==> flow/design.v <==
module surrounding(CLK,rst,EN,TRIG1,TRIG2,TRIG3,TRIG4,TRIG5,ECHO1,ECHO2,ECHO3,ECHO4,ECHO5,min,distance);
input CLK;                
input rst;                
input EN;                 
output reg [3:0] distance;
output reg TRIG1,TRIG2,TRIG3,TRIG4,TRIG5;          
input ECHO1,ECHO2,ECHO3,ECHO4,ECHO5;               
output reg [3:0] min;    
reg [24:0] count;
reg [24:0] count0,count1,count2,count3,count4,count5;
reg [24:0] countsg;
always @(posedge CLK)
begin
    if(rst)
    begin
        count<=0;
        TRIG1<=0;
        TRIG2<=0;
        TRIG3<=0;
        TRIG4<=0;
        TRIG5<=0;
    end
    else if(EN==1)
	 begin 
	     TRIG1<=0;
		  TRIG2<=0;
		  TRIG3<=0;
		  TRIG4<=0;
		  TRIG5<=0;
	 end
	 else if(EN==0)
	 begin
	     if(count==0|count==1)  
		  begin
		        TRIG1<=1;
		        TRIG2<=1;
		        TRIG3<=1;
		        TRIG4<=1;
		        TRIG5<=1;
				  count<=count+1;
		  end
		  else if(count==5000)         
		  begin 
		        TRIG1<=0;
		        TRIG2<=0;
		        TRIG3<=0;
		        TRIG4<=0;
		        TRIG5<=0;
		        count<=0;
		  end
		  else 
		  begin 
		        TRIG1<=0;
		        TRIG2<=0;
		        TRIG3<=0;
		        TRIG4<=0;
		        TRIG5<=0;
				  count<=count+1;
		  end
	  end
end
always @(posedge CLK)
if(rst)
begin
    count0<=0;
    count1<=0;
    count2<=0;
    count3<=0;
    count4<=0;
    count5<=0;
    min<=0;
    distance<=0;
end
else
begin
    if(count0==5000)
	 begin
	     count0<=0;
	     count1<=0;
		  count2<=0;
		  count3<=0;
		  count4<=0;
		  count5<=0;
		  min<=0;
    end	  
	 else
	 begin
		   count0<=count0+1;
	      if(ECHO1==1)
			begin 
				count1<=count1+1;
			end
			if(ECHO2==1)
			begin 
			count2<=count2+1;
			end
			if(ECHO3==1)
			begin 
			count3<=count3+1;
			end
			if(ECHO4==1)
			begin 
			count4<=count4+1;
			end
			if(ECHO5==1)
			begin 
				count5<=count5+1;
			end
	 end
	 if(ECHO1+ECHO2+ECHO3+ECHO4+ECHO5==4)
	 begin
	     if(count1>58&&count2>58&&count3>58&&count4>58&&count5>58)  
		  begin
		      min<=0;
				distance<=0;
        end
        else if(ECHO1==0)
        begin
            min<=1;
				distance<=count1*10/58;
        end
        else if(ECHO2==0)
        begin
            min<=2;
				distance<=count2*10/58;
        end
        else if(ECHO3==0)
        begin
            min<=3;
            distance<=count3*10/58;
		  end 
        else if(ECHO4==0)
        begin
            min<=4;
				distance<=count4*10/58;
        end
        else if(ECHO5==0)
        begin
            min<=5;
				distance<=count5*10/58;
        end			  
	 end
end
endmodule
module surrounding_driver(CLK,rst,CE20,EN,minsg,SG90);
input EN;                 
input [3:0] minsg;
output reg SG90;    
input CLK;                    
input rst;                    
input CE20;                   
reg [24:0] pwm;
reg [24:0] count;
always @(posedge CLK)
begin
	  if(rst) pwm<=0;
	  else if(CE20)
	  case(minsg)
		  0:begin pwm<=0; end
		  1:begin pwm<=40;  end
		  2:begin pwm<=60; end
		  3:begin pwm<=80; end
		  4:begin pwm<=100;end
		  5:begin pwm<=120; end
		  default: pwm<=0; 
	  endcase
end
always @(posedge CLK)
begin
     if(rst)
	  begin
	       count<=0;
	       SG90<=0;
	  end
     else if(count==1000)
	  begin
	       count<=0;
	  end
	  else if(count<pwm) 
	       begin 
			     SG90<=1;
				  count<=count+1;
			 end
	  else
	       begin
			     SG90<=0;
				  count<=count+1;
			 end
end
endmodule
module display_dis(clk,rst,distance,dig,seg);
input clk;
input rst;
input [3:0]distance;
output reg[3:0]dig;
output reg[6:0]seg;
reg[3:0]data1,data2;
reg[3:0]data;
reg q;
always@(posedge clk)
if(rst)
begin
data1<=0;data2<=0;
end
else
begin
data1<=distance%10;
data2<=distance/10;
end
always @(posedge clk)
if(rst)
begin
	q<=0;dig<=0;data<=0;
end
else
begin
	q<=q+1;
	case(q)
	1'd0 : begin dig<=4'b0001; data<=data1; end
	1'd1 : begin dig<=4'b0010; data<=data2; end
	endcase
end
always @(data)
begin 
	case(data)
   4'd0 : seg=7'b1111110;
   4'd1 : seg=7'b0110000;
   4'd2 : seg=7'b1101101;
   4'd3 : seg=7'b1111001;
   4'd4 : seg=7'b0110011;
   4'd5 : seg=7'b1011011;
   4'd6 : seg=7'b1011111;
   4'd7 : seg=7'b1110000;
   4'd8 : seg=7'b1111111;
   4'd9 : seg=7'b1111011;
   default : seg=7'b1111110;
   endcase
end
endmodule
module sur(
    input        CLK,
    input        rst,
    input        EN_sur,
    input        ECHO1,
    input        ECHO2,
    input        ECHO3,
    input        ECHO4,
    input        ECHO5,
    output       TRIG1,
    output       TRIG2,
    output       TRIG3,
    output       TRIG4,
    output       TRIG5,
    output       SG90,
    output [3:0] dig,
    output [6:0] seg,
    output [3:0] dis
);
wire [3:0] min;
wire [3:0] distance;
reg [24:0] count2;
reg        CLK2;
wire       CE20 = (count2 == 2000) && !CLK2;
always @(posedge CLK)
begin
    if (rst)
    begin
        count2 <= 0;
        CLK2   <= 0;
    end
    else if (count2 == 2000)
    begin
        count2 <= 0;
        CLK2   <= ~CLK2;
    end
    else
        count2 <= count2 + 1;
end
surrounding inst4(
    .CLK(CLK), .rst(rst), .EN(EN_sur),
    .TRIG1(TRIG1), .TRIG2(TRIG2), .TRIG3(TRIG3), .TRIG4(TRIG4), .TRIG5(TRIG5),
    .ECHO1(ECHO1), .ECHO2(ECHO2), .ECHO3(ECHO3), .ECHO4(ECHO4), .ECHO5(ECHO5),
    .min(min), .distance(distance)
);
surrounding_driver inst1(
    .CLK(CLK), .rst(rst), .CE20(CE20), .EN(EN_sur), .minsg(min), .SG90(SG90)
);
display_dis inst(
    .clk(CLK), .rst(rst), .distance(distance), .dig(dig), .seg(seg)
);
assign dis = distance;
endmodule
# From RTL to reports: sur
# The steps from the RTL of sur to its reports follow in flow order.
# Line numbers count from 1 in the design file above.
# Library cell names are shortened.
# The mark n/a stands for no value.
[setup] top_module="sur" clk_port="CLK" lib="sky130hd" lib_corner="tt_025C_1v80"

# After elaboration
# Yosys after proc, flatten, opt, wreduce and memory -nomap, before mapping. Print and check cells are not counted. Equal cells are merged and count once.
# Yosys's memory passes give these memory sizes; they may raise the number of words (mostly to a power of two), join words into wider ones and drop unused or constant bits.
[word_totals] mem_bits_rw=0 latchBits=0 n_memories=1 clocked_rd_ports_x_width=7 regBits=274 rom_bits=112 input_bits=8 output_inout_bits=21
[op_classes] cmp=6 shifts=0 n_addsub=14 mux=22 reduce_logical=12 equal=12 div=7 n_logic=3 multipliers=5
[mem_list] name="(name not given)" words=16 word_bits=7 read_ports=1 wr=0 line_no=225 rtl="case(data)"
[op_table] op="32-bit by 6-bit divider with 32-bit output (second input constant)" n=5
[op_table] op="25-bit by 3-bit multiplier with 28-bit output (second input constant)" n=5
[op_table] op="25-bit by 1-bit adder with 25-bit output (second input constant)" n=9
[op_table] op="4-bit by 4-bit divider with 32-bit output (second input constant)" n=1
[op_table] op="4-bit by 4-bit modulo with 32-bit output (second input constant)" n=1
[op_table] op="25-bit by 6-bit greater-than comparator with 1-bit output (second input constant)" n=5
[op_table] op="32-bit by 1-bit adder with 32-bit output" n=3
[op_table] op="4-bit two-way mux" n=15
[op_table] op="25-bit by 13-bit equality test with 1-bit output (second input constant)" n=2
[op_table] op="25-bit two-way mux" n=2
[op_table] op="7-bit parallel mux with 5-bit select" n=1
[op_table] op="32-bit by 3-bit equality test with 1-bit output (second input constant)" n=1
[op_table] op="25-bit by 1-bit equality test with 1-bit output (second input constant)" n=1
[op_table] op="25-bit by 10-bit equality test with 1-bit output (second input constant)" n=1
[op_table] op="25-bit by 11-bit equality test with 1-bit output (second input constant)" n=1
[op_table] op="25-bit less-than comparator" n=1
[op_table] op="25-bit logical NOT" n=1
[op_table] op="4-bit parallel mux with 2-bit select" n=2
[op_table] op="2-bit OR reduction" n=4
[op_table] op="4-bit by 2-bit equality test with 1-bit output (second input constant)" n=2
[op_table] op="4-bit by 3-bit equality test with 1-bit output (second input constant)" n=2
[op_table] op="6-bit by 5-bit inequality test with 1-bit output (second input constant)" n=1
[op_table] op="1-bit logical AND" n=5
[op_table] op="4-bit by 1-bit equality test with 1-bit output (second input constant)" n=1
[op_table] op="1-bit by 1-bit adder with 2-bit output" n=1
[op_table] op="1-bit NOT" n=2
[op_table] op="2-bit AND reduction" n=1
[op_table] op="1-bit two-way mux" n=2
# Other operator kinds: 3; their cells: 3.

# Depth
# Depth = most cells in a row (Yosys ltp): at word level without a register or memory, in the mapped netlist without a sequential cell, where the memories' decode and read muxes count.
[depth] word_depth=9 abc_area=0 mapped_depth=71 depth_no_buf=58

# Synthesis result
# Source: synth_stat.txt of the flow (Yosys; design flattened, memories mapped). It holds for the ABC_AREA given above (unset counts as 0); a run with the other value may have another netlist.
[by_type] cell_type="dfxtp_1" n=256 area_total_um2=5.12E+03
[by_type] cell_type="ha_1" n=261 area_total_um2=3.27E+03
[by_type] cell_type="nor2_1" n=401 area_total_um2=1.51E+03
[by_type] cell_type="xor2_1" n=161 area_total_um2=1.41E+03
[by_type] cell_type="a21oi_1" n=233 area_total_um2=1.17E+03
[by_type] cell_type="xnor2_1" n=133 area_total_um2=1.16E+03
[by_type] cell_type="nand2_1" n=293 area_total_um2=1.1E+03
[by_type] cell_type="o21ai_0" n=139 area_total_um2=695.667
[by_type] cell_type="nand3_1" n=128 area_total_um2=640.614
[by_type] cell_type="and3_1" n=81 area_total_um2=506.736
[by_type] cell_type="a21o_1" n=64 area_total_um2=480.461
[by_type] cell_type="nand4_1" n=75 area_total_um2=469.2
[by_type] cell_type="a211oi_1" n=58 area_total_um2=435.418
[by_type] cell_type="o211ai_1" n=57 area_total_um2=427.91
[by_type] cell_type="inv_1" n=98 area_total_um2=367.853
[by_type] cell_type="mux2i_1" n=34 area_total_um2=340.326
[by_type] cell_type="nor4_1" n=54 area_total_um2=337.824
[by_type] cell_type="or3_1" n=53 area_total_um2=331.568
# Not listed: further types 132, cells in them 817.
[mapped] n_buf=137 mapped_cells=3396 flip_flops=256 yosys_area_um2=26445.4
# The figures by module come from a second, unflattened synthesis with its own total; it is not the netlist above.
[hier_totals] hier_cells=3405 area_unflattened_um2=26007.4
# Each row is one instance without its submodules.
[modules] module="surrounding" mod_seq_area_um2=3683.5 area_um2=22576.7 instances=1 cells=3013
[modules] module="surrounding_driver" mod_seq_area_um2=620.6 area_um2=1586.5 instances=1 cells=183
[modules] module="sur" mod_seq_area_um2=520.5 area_um2=1228.7 instances=1 cells=146
[modules] module="display_dis" mod_seq_area_um2=280.3 area_um2=615.6 instances=1 cells=63

# Path before layout
# Path of least setup slack by OpenSTA after synthesis, without wires, with an ideal clock, recovery checks aside; 20% of the period is set as input and as output delay. Where synthesis merged equal registers, the netlist keeps one of their names.
[synth_path] path_type="input -> register" start="in ECHO4" end="reg inst4.distance[1]" t_arrival_ns=17.815 tclk_ns=25.0 path_slack_ns=7.126 path_stages=60 delay_ns=12.874 setup_time_ns=0.059 synth_period_reached_ns=17.874
# "delay_ns" is the arrival time less input delay plus setup time.
# "path_stages": output pins that drive a net of the path, with the launching flip-flop's if there is one; two outputs of one cell count as two.
# "synth_period_reached_ns" = period - worst setup slack (recovery checks aside). The figure is calculated, with input and output delays left at 20% of the set period.
# A register here has more assigning lines than the two given.
[synth_via] cell_sequence="nand2_1 or3_1 a211oi_1 a211oi_1 o221ai_2 o211ai_4 nor2_1 o21ai_0 o41ai_2 nand3_1 and3_1 buf_6 a32o_1 or3_4 buf_6 o211ai_2 nor3_1 a221o_1 [24 not listed] mux2i_1 o21ai_2 a21oi_1 o221ai_4 mux2i_2 and4_1 o221a_4 o2111ai_2 a41oi_2 buf_6 mux2_1 nor2_1 or2_1 a21oi_1 a311oi_2 inv_1 o31ai_1 a22o_1" cells_between=10 cone_lines=6 cone_classes="add/sub: 2; eq/ne: 2; mux: 5; reduce/logical: 1"
[synth_rtl] element="from (decl)" line_no=247 rtl="input        ECHO4,"
[synth_rtl] element="to (assign)" line_no=120 rtl="distance<=count1*10/58;"
[synth_rtl] element="to (assign)" line_no=125 rtl="distance<=count2*10/58;"
[synth_rtl] element="to (decl)" line_no=5 rtl="output reg [3:0] distance;"
# No chain of elaborated cells between the ends is given.

# Path in the finished layout
# Path of least setup slack in the final report of record 1 (OpenROAD, finished layout, wires in). Where an end is a register, its clock arrival counts in the times.
[layout_path] path_type="input -> register" start="in ECHO2" end="reg inst4.distance[0]" path_stages=68 path_slack_ns=4.45 t_arrival_ns=18.14 setup_time_ns=0.11 tclk_ns=22.1
# The rows between start and end are the longest chain of elaborated cells between them; the timing report does not say that the signal goes this way. Where chains are equally long, one stands for them.
# A line is the first line of the expression or statement that the cell stems from. Yosys adds cells for indexed reads and writes and turns some case tables into memories.
# A register here has more assigning lines than the two given.
[layout_via] cell_sequence="buf_4 buf_12 nand2_2 a21o_1 a211oi_2 o221ai_2 o211ai_4 buf_6 a211oi_2 mux2_4 or3_4 o211ai_1 buf_4 a31oi_2 a21o_4 a2111oi_4 o21ai_2 a2111oi_4 [32 not listed] nor2_4 buf_4 xnor2_1 mux2_2 nand2_1 and4_1 o221a_4 o2111ai_4 a41oi_4 buf_6 nand2_2 mux2_4 buf_4 a211oi_1 o22ai_2 mux2i_1 a31oi_1 o21ai_1" elab_chain_cells=6 cells_between=10 cone_lines=4 cone_classes="add/sub: 4; eq/ne: 2; mux: 3; reduce/logical: 1"
[layout_rtl] element="from (decl)" line_no=245 rtl="input        ECHO2,"
[layout_rtl] element="1-bit by 1-bit adder with 2-bit output" line_no=110 rtl="if(ECHO1+ECHO2+ECHO3+ECHO4+ECHO5==4)"
[layout_rtl] element="32-bit by 1-bit adder with 32-bit output (3 in a row)" line_no=110
[layout_rtl] element="32-bit by 3-bit equality test with 1-bit output" line_no=110
[layout_rtl] element="2-bit AND reduction"
[layout_rtl] element="to (assign)" line_no=120 rtl="distance<=count1*10/58;"
[layout_rtl] element="to (assign)" line_no=125 rtl="distance<=count2*10/58;"
[layout_rtl] element="to (decl)" line_no=5 rtl="output reg [3:0] distance;"

# Measured data: module sur, platform sky130hd, 4 stored runs of the flow under differing settings, order arbitrary. Input and output delays are each 20% of the period that was set; the output load is 0.01 pF.
# By "timing.achieved_period_ns" is meant the clock period of the run minus its worst setup slack. This is arithmetic on one report: input and output delays are still those of the set period (20% each).
# "worst_path_time_ns" is the time allowed to the run's worst setup path (the clock period less input and output delay, where it has them) less its slack. Clock arrival times count: a late capture clock shortens it, a late launch clock lengthens it.
run="record 1" settings CORE_UTILIZATION=40 SETUP_SLACK_MARGIN=5.0 period_ns=22.1 CAP_MARGIN=20 CORE_MARGIN=2 SLEW_MARGIN=20
run="record 1" results worst_hold_slack_ns=0.463 timing.setup.tns_ns=0.000 ws_setup_ns=4.454 fin_util_pct=49.1 yosys_chip_area_um2=26445.4 finalCellArea_um2=32255.9 worst_path_time_ns=13.23 worst_setup_path_type="input -> register" timing.achieved_period_ns=17.646 die_footprint_um2=68186.3
run="record 2" settings CELL_PAD_IN_SITES_GLOBAL_PLACEMENT=3 CORE_ASPECT_RATIO=0.92 CORE_UTILIZATION=23 CTS_CLUSTER_DIAMETER=168 CTS_CLUSTER_SIZE=14 PLACE_DENSITY=0.54 SETUP_SLACK_MARGIN=2.57 SLEW_MARGIN=40 period_ns=24.2 CAP_MARGIN=20 CORE_MARGIN=2
run="record 2" results worst_hold_slack_ns=0.480 timing.setup.tns_ns=0.000 ws_setup_ns=3.845 fin_util_pct=25.4 yosys_chip_area_um2=26445.4 finalCellArea_um2=28957.8 worst_path_time_ns=15.52 worst_setup_path_type="input -> register" timing.achieved_period_ns=20.355 die_footprint_um2=117710.0
run="record 3" settings CAP_MARGIN=15 CELL_PAD_IN_SITES_DETAIL_PLACEMENT=1 CORE_ASPECT_RATIO=0.59 CORE_MARGIN=3 CORE_UTILIZATION=32 CTS_CLUSTER_DIAMETER=279 MAX_ROUTING_LAYER="met4" PLACE_DENSITY_LB_ADDON=0.26 SETUP_SLACK_MARGIN=4.02 TNS_END_PERCENT=30 period_ns=18.5 SLEW_MARGIN=20
run="record 3" results worst_hold_slack_ns=0.489 timing.setup.tns_ns=0.000 ws_setup_ns=1.200 fin_util_pct=39.2 yosys_chip_area_um2=26445.4 finalCellArea_um2=31890.6 worst_path_time_ns=13.60 worst_setup_path_type="input -> register" timing.achieved_period_ns=17.300 die_footprint_um2=86248.7
run="record 4" settings CAP_MARGIN=35 CELL_PAD_IN_SITES_DETAIL_PLACEMENT=1 CELL_PAD_IN_SITES_GLOBAL_PLACEMENT=1 CORE_ASPECT_RATIO=1.2 CORE_MARGIN=9 CORE_UTILIZATION=31 CTS_CLUSTER_DIAMETER=279 GPL_ROUTABILITY_DRIVEN=0 HOLD_SLACK_MARGIN=0.14 MAX_ROUTING_LAYER="met5" TNS_END_PERCENT=80 period_ns=18.5 SLEW_MARGIN=20
run="record 4" results worst_hold_slack_ns=0.454 timing.setup.tns_ns=0.000 ws_setup_ns=0.876 fin_util_pct=35.3 yosys_chip_area_um2=26445.4 finalCellArea_um2=29659.7 worst_path_time_ns=13.92 worst_setup_path_type="input -> register" timing.achieved_period_ns=17.624 die_footprint_um2=96189.0
